==> flow/design.v <==
module part2 (
    clear,
    clock,
    digit,
    digit_valid,
    end_of_line,
    total,
    line_result
);
    input clear;
    input clock;
    input [3:0] digit;
    input digit_valid;
    input end_of_line;
    output [63:0] total;
    output [47:0] line_result;
    wire [63:0] _205;
    wire [47:0] _38;
    wire [43:0] _196;
    wire [47:0] _197;
    wire [47:0] _193;
    wire [47:0] _186;
    wire [47:0] _172;
    wire [47:0] _158;
    wire [47:0] _144;
    wire [47:0] _130;
    wire [47:0] _116;
    wire [47:0] _102;
    wire [47:0] _88;
    wire [47:0] _74;
    wire [47:0] _60;
    wire vdd;
    wire _3;
    wire _5;
    wire [47:0] _49;
    wire [3:0] _7;
    wire [47:0] _45;
    wire _46;
    wire _47;
    wire [47:0] _50;
    wire [47:0] _52;
    wire [47:0] _8;
    reg [47:0] _43;
    wire [47:0] _9;
    wire [95:0] _57;
    wire [47:0] _58;
    wire [47:0] _61;
    wire _62;
    wire _63;
    wire [47:0] _64;
    wire [47:0] _66;
    wire [47:0] _10;
    reg [47:0] _55;
    wire [47:0] _11;
    wire [95:0] _71;
    wire [47:0] _72;
    wire [47:0] _75;
    wire _76;
    wire _77;
    wire [47:0] _78;
    wire [47:0] _80;
    wire [47:0] _12;
    reg [47:0] _69;
    wire [47:0] _13;
    wire [95:0] _85;
    wire [47:0] _86;
    wire [47:0] _89;
    wire _90;
    wire _91;
    wire [47:0] _92;
    wire [47:0] _94;
    wire [47:0] _14;
    reg [47:0] _83;
    wire [47:0] _15;
    wire [95:0] _99;
    wire [47:0] _100;
    wire [47:0] _103;
    wire _104;
    wire _105;
    wire [47:0] _106;
    wire [47:0] _108;
    wire [47:0] _16;
    reg [47:0] _97;
    wire [47:0] _17;
    wire [95:0] _113;
    wire [47:0] _114;
    wire [47:0] _117;
    wire _118;
    wire _119;
    wire [47:0] _120;
    wire [47:0] _122;
    wire [47:0] _18;
    reg [47:0] _111;
    wire [47:0] _19;
    wire [95:0] _127;
    wire [47:0] _128;
    wire [47:0] _131;
    wire _132;
    wire _133;
    wire [47:0] _134;
    wire [47:0] _136;
    wire [47:0] _20;
    reg [47:0] _125;
    wire [47:0] _21;
    wire [95:0] _141;
    wire [47:0] _142;
    wire [47:0] _145;
    wire _146;
    wire _147;
    wire [47:0] _148;
    wire [47:0] _150;
    wire [47:0] _22;
    reg [47:0] _139;
    wire [47:0] _23;
    wire [95:0] _155;
    wire [47:0] _156;
    wire [47:0] _159;
    wire _160;
    wire _161;
    wire [47:0] _162;
    wire [47:0] _164;
    wire [47:0] _24;
    reg [47:0] _153;
    wire [47:0] _25;
    wire [95:0] _169;
    wire [47:0] _170;
    wire [47:0] _173;
    wire _174;
    wire _175;
    wire [47:0] _176;
    wire [47:0] _178;
    wire [47:0] _26;
    reg [47:0] _167;
    wire [47:0] _27;
    wire [95:0] _183;
    wire [47:0] _184;
    wire [47:0] _187;
    wire _188;
    wire _189;
    wire [47:0] _190;
    wire [47:0] _192;
    wire [47:0] _28;
    reg [47:0] _181;
    wire [47:0] _29;
    wire [95:0] _194;
    wire [47:0] _195;
    wire [47:0] _198;
    wire _199;
    wire _31;
    wire _200;
    wire [47:0] _201;
    wire _33;
    wire [47:0] _203;
    wire [47:0] _34;
    reg [47:0] _40;
    wire [15:0] _207;
    wire [63:0] _208;
    wire [63:0] _209;
    wire [63:0] _35;
    reg [63:0] _206;
    assign _205 = 64'b0000000000000000000000000000000000000000000000000000000000000000;
    assign _38 = 48'b000000000000000000000000000000000000000000000000;
    assign _196 = 44'b00000000000000000000000000000000000000000000;
    assign _197 = { _196,
                    _7 };
    assign _193 = 48'b000000000000000000000000000000000000000000001010;
    assign _186 = { _196,
                    _7 };
    assign _172 = { _196,
                    _7 };
    assign _158 = { _196,
                    _7 };
    assign _144 = { _196,
                    _7 };
    assign _130 = { _196,
                    _7 };
    assign _116 = { _196,
                    _7 };
    assign _102 = { _196,
                    _7 };
    assign _88 = { _196,
                   _7 };
    assign _74 = { _196,
                   _7 };
    assign _60 = { _196,
                   _7 };
    assign vdd = 1'b1;
    assign _3 = clear;
    assign _5 = clock;
    assign _49 = { _196,
                   _7 };
    assign _7 = digit;
    assign _45 = { _196,
                   _7 };
    assign _46 = _43 < _45;
    assign _47 = _31 & _46;
    assign _50 = _47 ? _49 : _43;
    assign _52 = _33 ? _38 : _50;
    assign _8 = _52;
    always @(posedge _5) begin
        if (_3)
            _43 <= _38;
        else
            _43 <= _8;
    end
    assign _9 = _43;
    assign _57 = _9 * _193;
    assign _58 = _57[47:0];
    assign _61 = _58 + _60;
    assign _62 = _55 < _61;
    assign _63 = _31 & _62;
    assign _64 = _63 ? _61 : _55;
    assign _66 = _33 ? _38 : _64;
    assign _10 = _66;
    always @(posedge _5) begin
        if (_3)
            _55 <= _38;
        else
            _55 <= _10;
    end
    assign _11 = _55;
    assign _71 = _11 * _193;
    assign _72 = _71[47:0];
    assign _75 = _72 + _74;
    assign _76 = _69 < _75;
    assign _77 = _31 & _76;
    assign _78 = _77 ? _75 : _69;
    assign _80 = _33 ? _38 : _78;
    assign _12 = _80;
    always @(posedge _5) begin
        if (_3)
            _69 <= _38;
        else
            _69 <= _12;
    end
    assign _13 = _69;
    assign _85 = _13 * _193;
    assign _86 = _85[47:0];
    assign _89 = _86 + _88;
    assign _90 = _83 < _89;
    assign _91 = _31 & _90;
    assign _92 = _91 ? _89 : _83;
    assign _94 = _33 ? _38 : _92;
    assign _14 = _94;
    always @(posedge _5) begin
        if (_3)
            _83 <= _38;
        else
            _83 <= _14;
    end
    assign _15 = _83;
    assign _99 = _15 * _193;
    assign _100 = _99[47:0];
    assign _103 = _100 + _102;
    assign _104 = _97 < _103;
    assign _105 = _31 & _104;
    assign _106 = _105 ? _103 : _97;
    assign _108 = _33 ? _38 : _106;
    assign _16 = _108;
    always @(posedge _5) begin
        if (_3)
            _97 <= _38;
        else
            _97 <= _16;
    end
    assign _17 = _97;
    assign _113 = _17 * _193;
    assign _114 = _113[47:0];
    assign _117 = _114 + _116;
    assign _118 = _111 < _117;
    assign _119 = _31 & _118;
    assign _120 = _119 ? _117 : _111;
    assign _122 = _33 ? _38 : _120;
    assign _18 = _122;
    always @(posedge _5) begin
        if (_3)
            _111 <= _38;
        else
            _111 <= _18;
    end
    assign _19 = _111;
    assign _127 = _19 * _193;
    assign _128 = _127[47:0];
    assign _131 = _128 + _130;
    assign _132 = _125 < _131;
    assign _133 = _31 & _132;
    assign _134 = _133 ? _131 : _125;
    assign _136 = _33 ? _38 : _134;
    assign _20 = _136;
    always @(posedge _5) begin
        if (_3)
            _125 <= _38;
        else
            _125 <= _20;
    end
    assign _21 = _125;
    assign _141 = _21 * _193;
    assign _142 = _141[47:0];
    assign _145 = _142 + _144;
    assign _146 = _139 < _145;
    assign _147 = _31 & _146;
    assign _148 = _147 ? _145 : _139;
    assign _150 = _33 ? _38 : _148;
    assign _22 = _150;
    always @(posedge _5) begin
        if (_3)
            _139 <= _38;
        else
            _139 <= _22;
    end
    assign _23 = _139;
    assign _155 = _23 * _193;
    assign _156 = _155[47:0];
    assign _159 = _156 + _158;
    assign _160 = _153 < _159;
    assign _161 = _31 & _160;
    assign _162 = _161 ? _159 : _153;
    assign _164 = _33 ? _38 : _162;
    assign _24 = _164;
    always @(posedge _5) begin
        if (_3)
            _153 <= _38;
        else
            _153 <= _24;
    end
    assign _25 = _153;
    assign _169 = _25 * _193;
    assign _170 = _169[47:0];
    assign _173 = _170 + _172;
    assign _174 = _167 < _173;
    assign _175 = _31 & _174;
    assign _176 = _175 ? _173 : _167;
    assign _178 = _33 ? _38 : _176;
    assign _26 = _178;
    always @(posedge _5) begin
        if (_3)
            _167 <= _38;
        else
            _167 <= _26;
    end
    assign _27 = _167;
    assign _183 = _27 * _193;
    assign _184 = _183[47:0];
    assign _187 = _184 + _186;
    assign _188 = _181 < _187;
    assign _189 = _31 & _188;
    assign _190 = _189 ? _187 : _181;
    assign _192 = _33 ? _38 : _190;
    assign _28 = _192;
    always @(posedge _5) begin
        if (_3)
            _181 <= _38;
        else
            _181 <= _28;
    end
    assign _29 = _181;
    assign _194 = _29 * _193;
    assign _195 = _194[47:0];
    assign _198 = _195 + _197;
    assign _199 = _40 < _198;
    assign _31 = digit_valid;
    assign _200 = _31 & _199;
    assign _201 = _200 ? _198 : _40;
    assign _33 = end_of_line;
    assign _203 = _33 ? _38 : _201;
    assign _34 = _203;
    always @(posedge _5) begin
        if (_3)
            _40 <= _38;
        else
            _40 <= _34;
    end
    assign _207 = 16'b0000000000000000;
    assign _208 = { _207,
                    _40 };
    assign _209 = _206 + _208;
    assign _35 = _209;
    always @(posedge _5) begin
        if (_3)
            _206 <= _205;
        else
            if (_33)
                _206 <= _35;
    end
    assign total = _206;
    assign line_result = _40;
endmodule
# --- Reports on part2 ---
# Module part2 before and after one edit of its RTL, step after step.
# "orig" refers to lines of the RTL above, "edited" to lines of the edited file.
# "change": "edited" minus "orig" as printed here.
design:
  top: "part2"
  clk_port: "clock"
  lib: "sky130hd"
  pvt_corner: "tt_025C_1v80"

# --- The edit ---
# Unified diff, file above to edited file.
# The edited RTL no longer does the same as the RTL above: the edit was made by script, with no optimisation intended.
# begin of diff
@@ -238,5 +238,5 @@
     assign _86 = _85[47:0];
     assign _89 = _86 + _88;
-    assign _90 = _83 < _89;
+    assign _90 = _83 == _89;
     assign _91 = _31 & _90;
     assign _92 = _91 ? _89 : _83;
# end of diff

# --- After elaboration ---
# Yosys after proc, flatten, opt, wreduce and memory -nomap, before mapping. Enables and synchronous resets that opt folds into registers are not counted as muxes. Memory bits, and registers merged into a memory's read port (data or address), are not among the register bits. Print and check cells are not counted. Equal cells are merged and count once.
classes:
  columns: ["item", "orig", "edited", "change"]
  rows:
  - ["n_addsub", 12, 12, 0]
  - ["n_mul", 11, 11, 0]
  - ["n_cmp", 12, 11, -1]
  - ["n_eq", 0, 1, 1]
  - ["bitwise", 12, 12, 0]
  - ["n_reduce_logical", 1, 1, 0]
op_table:
  columns: ["operator", "orig", "edited", "change"]
  rows:
  - ["48-bit < comparator", 10, 9, -1]
  - ["48-bit == test", 0, 1, 1]
  - ["1-bit bitwise AND", 12, 12, 0]
  - ["48-bit by 4-bit adder with 48-bit output", 10, 10, 0]
  - ["48-bit by 3-bit multiplier with 47-bit output (second input constant)", 10, 10, 0]
  - ["64-bit by 48-bit adder with 64-bit output", 1, 1, 0]
  - ["8-bit by 4-bit adder with 9-bit output", 1, 1, 0]
  - ["4-bit < comparator", 1, 1, 0]
  - ["48-bit by 9-bit < comparator with 1-bit output", 1, 1, 0]
  - ["4-bit by 3-bit multiplier with 7-bit output (second input constant)", 1, 1, 0]
  - ["2-bit OR reduction", 1, 1, 0]
word_totals:
  columns: ["item", "orig", "edited", "change"]
  rows:
  - ["regBits", 596, 596, 0]
  - ["inputBits", 8, 8, 0]
  - ["out_inout_bits", 112, 112, 0]
  - ["elab_cells", 61, 61, 0]

# --- Longest topological paths ---
# Depth = most cells in a row (Yosys ltp): at word level without a register or memory, in the mapped netlist without a sequential cell, where the memories' decode and read muxes count.
depth:
  columns: ["item", "orig", "edited", "change"]
  rows:
  - ["ltp_word", 4, 4, 0]
  - ["abc_area", "0", "0", null]
  - ["mapped_depth", 29, 28, -1]
  - ["depth_no_buf", 26, 26, 0]

# --- After synthesis ---
# Yosys stat after the flow's synthesis: flattened, memories mapped to cells. It holds for the ABC_AREA given above (unset counts as 0); a run with the other value may have another netlist.
mapped:
  columns: ["item", "orig", "edited", "change"]
  rows:
  - ["cell_count", 6594, 6042, -552]
  - ["area_um2", 52425.3, 48306.3, -4119.0]
  - ["seq_area_um2", 8488.1, 7947.6, -540.5]
  - ["flip_flops", 424, 397, -27]
  - ["buffers", 258, 230, -28]
types:
  columns: ["type", "orig", "edited", "change"]
  rows:
  - ["sky130_fd_sc_hd__ha_1", 999, 906, -93]
  - ["sky130_fd_sc_hd__nand2_1", 448, 364, -84]
  - ["sky130_fd_sc_hd__nor2_1", 604, 553, -51]
  - ["sky130_fd_sc_hd__xnor2_1", 305, 257, -48]
  - ["sky130_fd_sc_hd__a21oi_1", 515, 473, -42]
  - ["sky130_fd_sc_hd__inv_1", 193, 154, -39]
  - ["sky130_fd_sc_hd__nor3_1", 157, 124, -33]
  - ["sky130_fd_sc_hd__nand3_1", 179, 147, -32]
  - ["sky130_fd_sc_hd__and2_1", 68, 98, 30]
  - ["sky130_fd_sc_hd__dfxtp_1", 424, 397, -27]
  - ["sky130_fd_sc_hd__clkbuf_1", 225, 198, -27]
  - ["sky130_fd_sc_hd__a21o_1", 260, 234, -26]
  - ["sky130_fd_sc_hd__nor2b_1", 62, 83, 21]
  - ["sky130_fd_sc_hd__o21ai_0", 327, 346, 19]
  - ["sky130_fd_sc_hd__nand2b_1", 82, 63, -19]
  - ["sky130_fd_sc_hd__o31ai_1", 35, 18, -17]
  - ["sky130_fd_sc_hd__or2_2", 36, 23, -13]
  - ["sky130_fd_sc_hd__o21ai_1", 19, 7, -12]
# The list need not be complete.

# --- Worst setup path after synthesis ---
# OpenSTA on the mapped netlist: ideal clock, no wires. The path of least setup slack (recovery checks aside). Input and output delay are each 20% of the period. Register names are those of the netlist, which keeps one name where synthesis merged equal registers.
synth_timing:
  columns: ["item", "orig", "edited", "change"]
  rows:
  - ["kind", "flip-flop to flip-flop", "flip-flop to flip-flop", null]
  - ["startpoint", "register _181[1]", "register _181[1]", null]
  - ["endpoint", "register _40[30]", "register _40[34]", null]
  - ["tclk_ns", 6.5, 6.5, 0.0]
  - ["setup_time_ns", 0.086, 0.128, 0.042]
  - ["launch_ns", 0.000, 0.000, 0.000]
  - ["arrival_time_ns", 6.718, 6.347, -0.371]
  - ["required_time_ns", 6.414, 6.372, -0.042]
  - ["slack_ns", -0.303, 0.025, 0.328]
  - ["delay_ns", 6.804, 6.475, -0.329]
  - ["path_stages", 29, 22, -7]
  - ["n_path_buf", 3, 2, -1]
  - ["synth_period_reached_ns", 6.803, 6.475, -0.328]
# "delay_ns" is the arrival time less input delay plus setup time.
# "path_stages" counts driving pins, that of a launching flip-flop among them; a cell with two outputs on the path counts twice.
# "synth_period_reached_ns" = period - worst setup slack (recovery checks aside). The figure is calculated, with input and output delays left at 20% of the set period.
# Between the ends stands the longest chain of elaborated cells between them, by number of cells; it is not shown to be the way that was timed. Of several equally long chains one is given.
# A line is the first line of the expression or statement that the cell stems from. Yosys adds cells for indexed reads and writes and turns some case tables into memories.
synth_between_orig:
  path_cell_list: "sky130_fd_sc_hd__dfxtp_1 sky130_fd_sc_hd__ha_1 sky130_fd_sc_hd__ha_1 sky130_fd_sc_hd__inv_1 sky130_fd_sc_hd__fa_1 sky130_fd_sc_hd__xnor2_1 sky130_fd_sc_hd__nand3b_1 sky130_fd_sc_hd__nor3_1 sky130_fd_sc_hd__o2111ai_1 sky130_fd_sc_hd__nor4_1 sky130_fd_sc_hd__and4b_1 sky130_fd_sc_hd__nor3b_1 sky130_fd_sc_hd__or4b_1 sky130_fd_sc_hd__buf_2 sky130_fd_sc_hd__nor3_1 sky130_fd_sc_hd__xor2_1 sky130_fd_sc_hd__ha_1 sky130_fd_sc_hd__a21o_1 sky130_fd_sc_hd__a21o_1 sky130_fd_sc_hd__a21o_1 sky130_fd_sc_hd__a21o_1 sky130_fd_sc_hd__a21o_1 sky130_fd_sc_hd__a21o_1 sky130_fd_sc_hd__a221o_1 sky130_fd_sc_hd__a31oi_1 sky130_fd_sc_hd__clkbuf_1 sky130_fd_sc_hd__clkbuf_1 sky130_fd_sc_hd__nor2_1 sky130_fd_sc_hd__a211oi_1"
  elab_chain_len: 4
  cells_between: 4
  lines_between: 4
  cone_classes: "add/sub (1); mul (1); compare (1); logic (1)"
synth_rtl_orig:
  columns: ["item", "line", "rtl"]
  rows:
  - ["from (decl)", 143, "reg [47:0] _181;"]
  - ["from (assign)", 352, "_181 <= _38;"]
  - ["from (assign)", 354, "_181 <= _28;"]
  - ["48-bit by 3-bit multiplier with 47-bit output", 357, "assign _194 = _29 * _193;"]
  - ["48-bit by 4-bit adder with 48-bit output", 359, "assign _198 = _195 + _197;"]
  - ["48-bit < comparator", 360, "assign _199 = _40 < _198;"]
  - ["1-bit bitwise AND", 362, "assign _200 = _31 & _199;"]
  - ["to (assign)", 369, "_40 <= _38;"]
  - ["to (assign)", 371, "_40 <= _34;"]
  - ["to (decl)", 155, "reg [47:0] _40;"]
synth_between_edited:
  path_cell_list: "sky130_fd_sc_hd__dfxtp_1 sky130_fd_sc_hd__ha_1 sky130_fd_sc_hd__ha_1 sky130_fd_sc_hd__fa_1 sky130_fd_sc_hd__a211oi_1 sky130_fd_sc_hd__o21ai_1 sky130_fd_sc_hd__a41oi_1 sky130_fd_sc_hd__xnor2_1 sky130_fd_sc_hd__nand3_1 sky130_fd_sc_hd__or3b_2 sky130_fd_sc_hd__nor3_1 sky130_fd_sc_hd__nand4b_2 sky130_fd_sc_hd__nor4_2 sky130_fd_sc_hd__xnor2_1 sky130_fd_sc_hd__ha_1 sky130_fd_sc_hd__or4b_2 sky130_fd_sc_hd__a221oi_1 sky130_fd_sc_hd__o221ai_1 sky130_fd_sc_hd__a22oi_1 sky130_fd_sc_hd__clkbuf_1 sky130_fd_sc_hd__clkbuf_1 sky130_fd_sc_hd__a21oi_1"
  elab_chain_len: 4
  cells_between: 4
  lines_between: 4
  cone_classes: "add/sub (1); mul (1); compare (1); logic (1)"
synth_rtl_edited:
  columns: ["item", "line", "rtl"]
  rows:
  - ["from (decl)", 143, "reg [47:0] _181;"]
  - ["from (assign)", 352, "_181 <= _38;"]
  - ["from (assign)", 354, "_181 <= _28;"]
  - ["48-bit by 3-bit multiplier with 47-bit output", 357, "assign _194 = _29 * _193;"]
  - ["48-bit by 4-bit adder with 48-bit output", 359, "assign _198 = _195 + _197;"]
  - ["48-bit < comparator", 360, "assign _199 = _40 < _198;"]
  - ["1-bit bitwise AND", 362, "assign _200 = _31 & _199;"]
  - ["to (assign)", 369, "_40 <= _38;"]
  - ["to (assign)", 371, "_40 <= _34;"]
  - ["to (decl)", 155, "reg [47:0] _40;"]

# --- Worst path after layout ---
# From the final timing report of each run of pair 1: the path of least setup slack in the routed layout; clock arrival at registers is part of the times.
layout_timing:
  columns: ["item", "orig", "edited", "change"]
  rows:
  - ["kind", "flip-flop to flip-flop", "flip-flop to flip-flop", null]
  - ["startpoint", "register _181[2]", "register _153[3]", null]
  - ["endpoint", "register _40[15]", "register _167[9]", null]
  - ["tclk_ns", 6.39, 6.39, 0.00]
  - ["setup_time_ns", 0.08, 0.09, 0.01]
  - ["launch_ns", 0.65, 0.65, 0.00]
  - ["arrival_time_ns", 6.82, 6.80, -0.02]
  - ["required_time_ns", 6.96, 6.97, 0.01]
  - ["slack_ns", 0.14, 0.17, 0.03]
  - ["path_stages", 27, 30, 3]
  - ["n_path_buf", 5, 3, -2]
# Between the ends stands the longest chain of elaborated cells between them, by number of cells; it is not shown to be the way that was timed. Of several equally long chains one is given.
layout_between_orig:
  path_cell_list: "sky130_fd_sc_hd__dfxtp_1 sky130_fd_sc_hd__ha_1 sky130_fd_sc_hd__ha_1 sky130_fd_sc_hd__a211oi_4 sky130_fd_sc_hd__o21ai_2 sky130_fd_sc_hd__a31oi_2 sky130_fd_sc_hd__or4_4 sky130_fd_sc_hd__a21oi_2 sky130_fd_sc_hd__mux2i_1 sky130_fd_sc_hd__nand4_1 sky130_fd_sc_hd__or4b_4 sky130_fd_sc_hd__buf_4 sky130_fd_sc_hd__buf_4 sky130_fd_sc_hd__nor3_2 sky130_fd_sc_hd__xor2_1 sky130_fd_sc_hd__ha_1 sky130_fd_sc_hd__a21o_1 sky130_fd_sc_hd__a21o_1 sky130_fd_sc_hd__a21o_1 sky130_fd_sc_hd__a21o_1 sky130_fd_sc_hd__a221o_1 sky130_fd_sc_hd__a31oi_4 sky130_fd_sc_hd__buf_12 sky130_fd_sc_hd__buf_8 sky130_fd_sc_hd__buf_6 sky130_fd_sc_hd__nor2_1 sky130_fd_sc_hd__a211oi_1"
  elab_chain_len: 4
  cells_between: 4
  lines_between: 4
  cone_classes: "add/sub (1); mul (1); compare (1); logic (1)"
layout_rtl_orig:
  columns: ["item", "line", "rtl"]
  rows:
  - ["from (decl)", 143, "reg [47:0] _181;"]
  - ["from (assign)", 352, "_181 <= _38;"]
  - ["from (assign)", 354, "_181 <= _28;"]
  - ["48-bit by 3-bit multiplier with 47-bit output", 357, "assign _194 = _29 * _193;"]
  - ["48-bit by 4-bit adder with 48-bit output", 359, "assign _198 = _195 + _197;"]
  - ["48-bit < comparator", 360, "assign _199 = _40 < _198;"]
  - ["1-bit bitwise AND", 362, "assign _200 = _31 & _199;"]
  - ["to (assign)", 369, "_40 <= _38;"]
  - ["to (assign)", 371, "_40 <= _34;"]
  - ["to (decl)", 155, "reg [47:0] _40;"]
layout_between_edited:
  path_cell_list: "sky130_fd_sc_hd__dfxtp_2 sky130_fd_sc_hd__ha_1 sky130_fd_sc_hd__ha_2 sky130_fd_sc_hd__inv_1 sky130_fd_sc_hd__fa_2 sky130_fd_sc_hd__nor2b_4 sky130_fd_sc_hd__o31ai_2 sky130_fd_sc_hd__a211o_1 sky130_fd_sc_hd__a211o_1 sky130_fd_sc_hd__nand3b_1 sky130_fd_sc_hd__nand4_1 sky130_fd_sc_hd__nor4b_4 sky130_fd_sc_hd__nand4_1 sky130_fd_sc_hd__nor2_1 sky130_fd_sc_hd__xor2_1 sky130_fd_sc_hd__ha_1 sky130_fd_sc_hd__a21o_1 sky130_fd_sc_hd__a21o_1 sky130_fd_sc_hd__a21o_1 sky130_fd_sc_hd__a211oi_2 sky130_fd_sc_hd__o21ai_2 sky130_fd_sc_hd__a2111o_1 sky130_fd_sc_hd__o21bai_1 sky130_fd_sc_hd__nor4bb_4 sky130_fd_sc_hd__nor2_4 sky130_fd_sc_hd__buf_12 sky130_fd_sc_hd__buf_4 sky130_fd_sc_hd__clkbuf_16 sky130_fd_sc_hd__nor2_1 sky130_fd_sc_hd__a211oi_1"
  elab_chain_len: 4
  cells_between: 4
  lines_between: 4
  cone_classes: "add/sub (1); mul (1); compare (1); logic (1)"
layout_rtl_edited:
  columns: ["item", "line", "rtl"]
  rows:
  - ["from (decl)", 123, "reg [47:0] _153;"]
  - ["from (assign)", 322, "_153 <= _38;"]
  - ["from (assign)", 324, "_153 <= _24;"]
  - ["48-bit by 3-bit multiplier with 47-bit output", 327, "assign _169 = _25 * _193;"]
  - ["48-bit by 4-bit adder with 48-bit output", 329, "assign _173 = _170 + _172;"]
  - ["48-bit < comparator", 330, "assign _174 = _167 < _173;"]
  - ["1-bit bitwise AND", 331, "assign _175 = _31 & _174;"]
  - ["to (assign)", 337, "_167 <= _38;"]
  - ["to (assign)", 339, "_167 <= _26;"]
  - ["to (decl)", 133, "reg [47:0] _167;"]

# --- Flow runs ---
# Both versions went through the flow (Yosys, OpenROAD) with the same settings in each pair. Constraints: input delay and output delay 20% of the set period each, output load 0.01 pF.
flow_settings_pair_1:
  CORE_UTILIZATION: 40
  period_ns: 6.39
  CAP_MARGIN: 20
  CORE_MARGIN: 2
  SLEW_MARGIN: 20
measured_pair_1:
  columns: ["item", "orig", "edited", "change"]
  rows:
  - ["synth_area_um2", 52425.3, 48306.3, -4119.0]
  - ["design.die.area_um2", 133974.0, 123563.0, -10411.0]
  - ["util_pct", 47.6, 48.0, 0.4]
  - ["fin_ws_ns", 0.137, 0.167, 0.030]
  - ["final_setup_tns_ns", 0.000, 0.000, 0.000]
  - ["hold_ws_ns", 0.475, 0.490, 0.015]
  - ["period_reached_ns", 6.253, 6.223, -0.030]
flow_settings_pair_2:
  ABC_AREA: 0
  CAP_MARGIN: 5
  CORE_UTILIZATION: 51
  CTS_CLUSTER_DIAMETER: 193
  CTS_CLUSTER_SIZE: 28
  GPL_ROUTABILITY_DRIVEN: 1
  MAX_ROUTING_LAYER: "met4"
  MIN_ROUTING_LAYER: "met2"
  PLACE_DENSITY_LB_ADDON: 0.04
  SETUP_SLACK_MARGIN: 1.76
  period_ns: 10.7
  CORE_MARGIN: 2
  SLEW_MARGIN: 20
measured_pair_2:
  columns: ["item", "orig", "edited", "change"]
  rows:
  - ["synth_area_um2", 52425.3, 48306.3, -4119.0]
  - ["design.die.area_um2", 105375.0, 97197.4, -8177.6]
  - ["util_pct", 54.1, 54.6, 0.5]
  - ["fin_ws_ns", 2.373, 2.208, -0.165]
  - ["final_setup_tns_ns", 0.000, 0.000, 0.000]
  - ["hold_ws_ns", 0.485, 0.501, 0.016]
  - ["period_reached_ns", 8.327, 8.492, 0.165]
# "period_reached_ns" means the clock period less the worst setup slack. The figure is calculated, with input and output delays left at 20% of the set period.
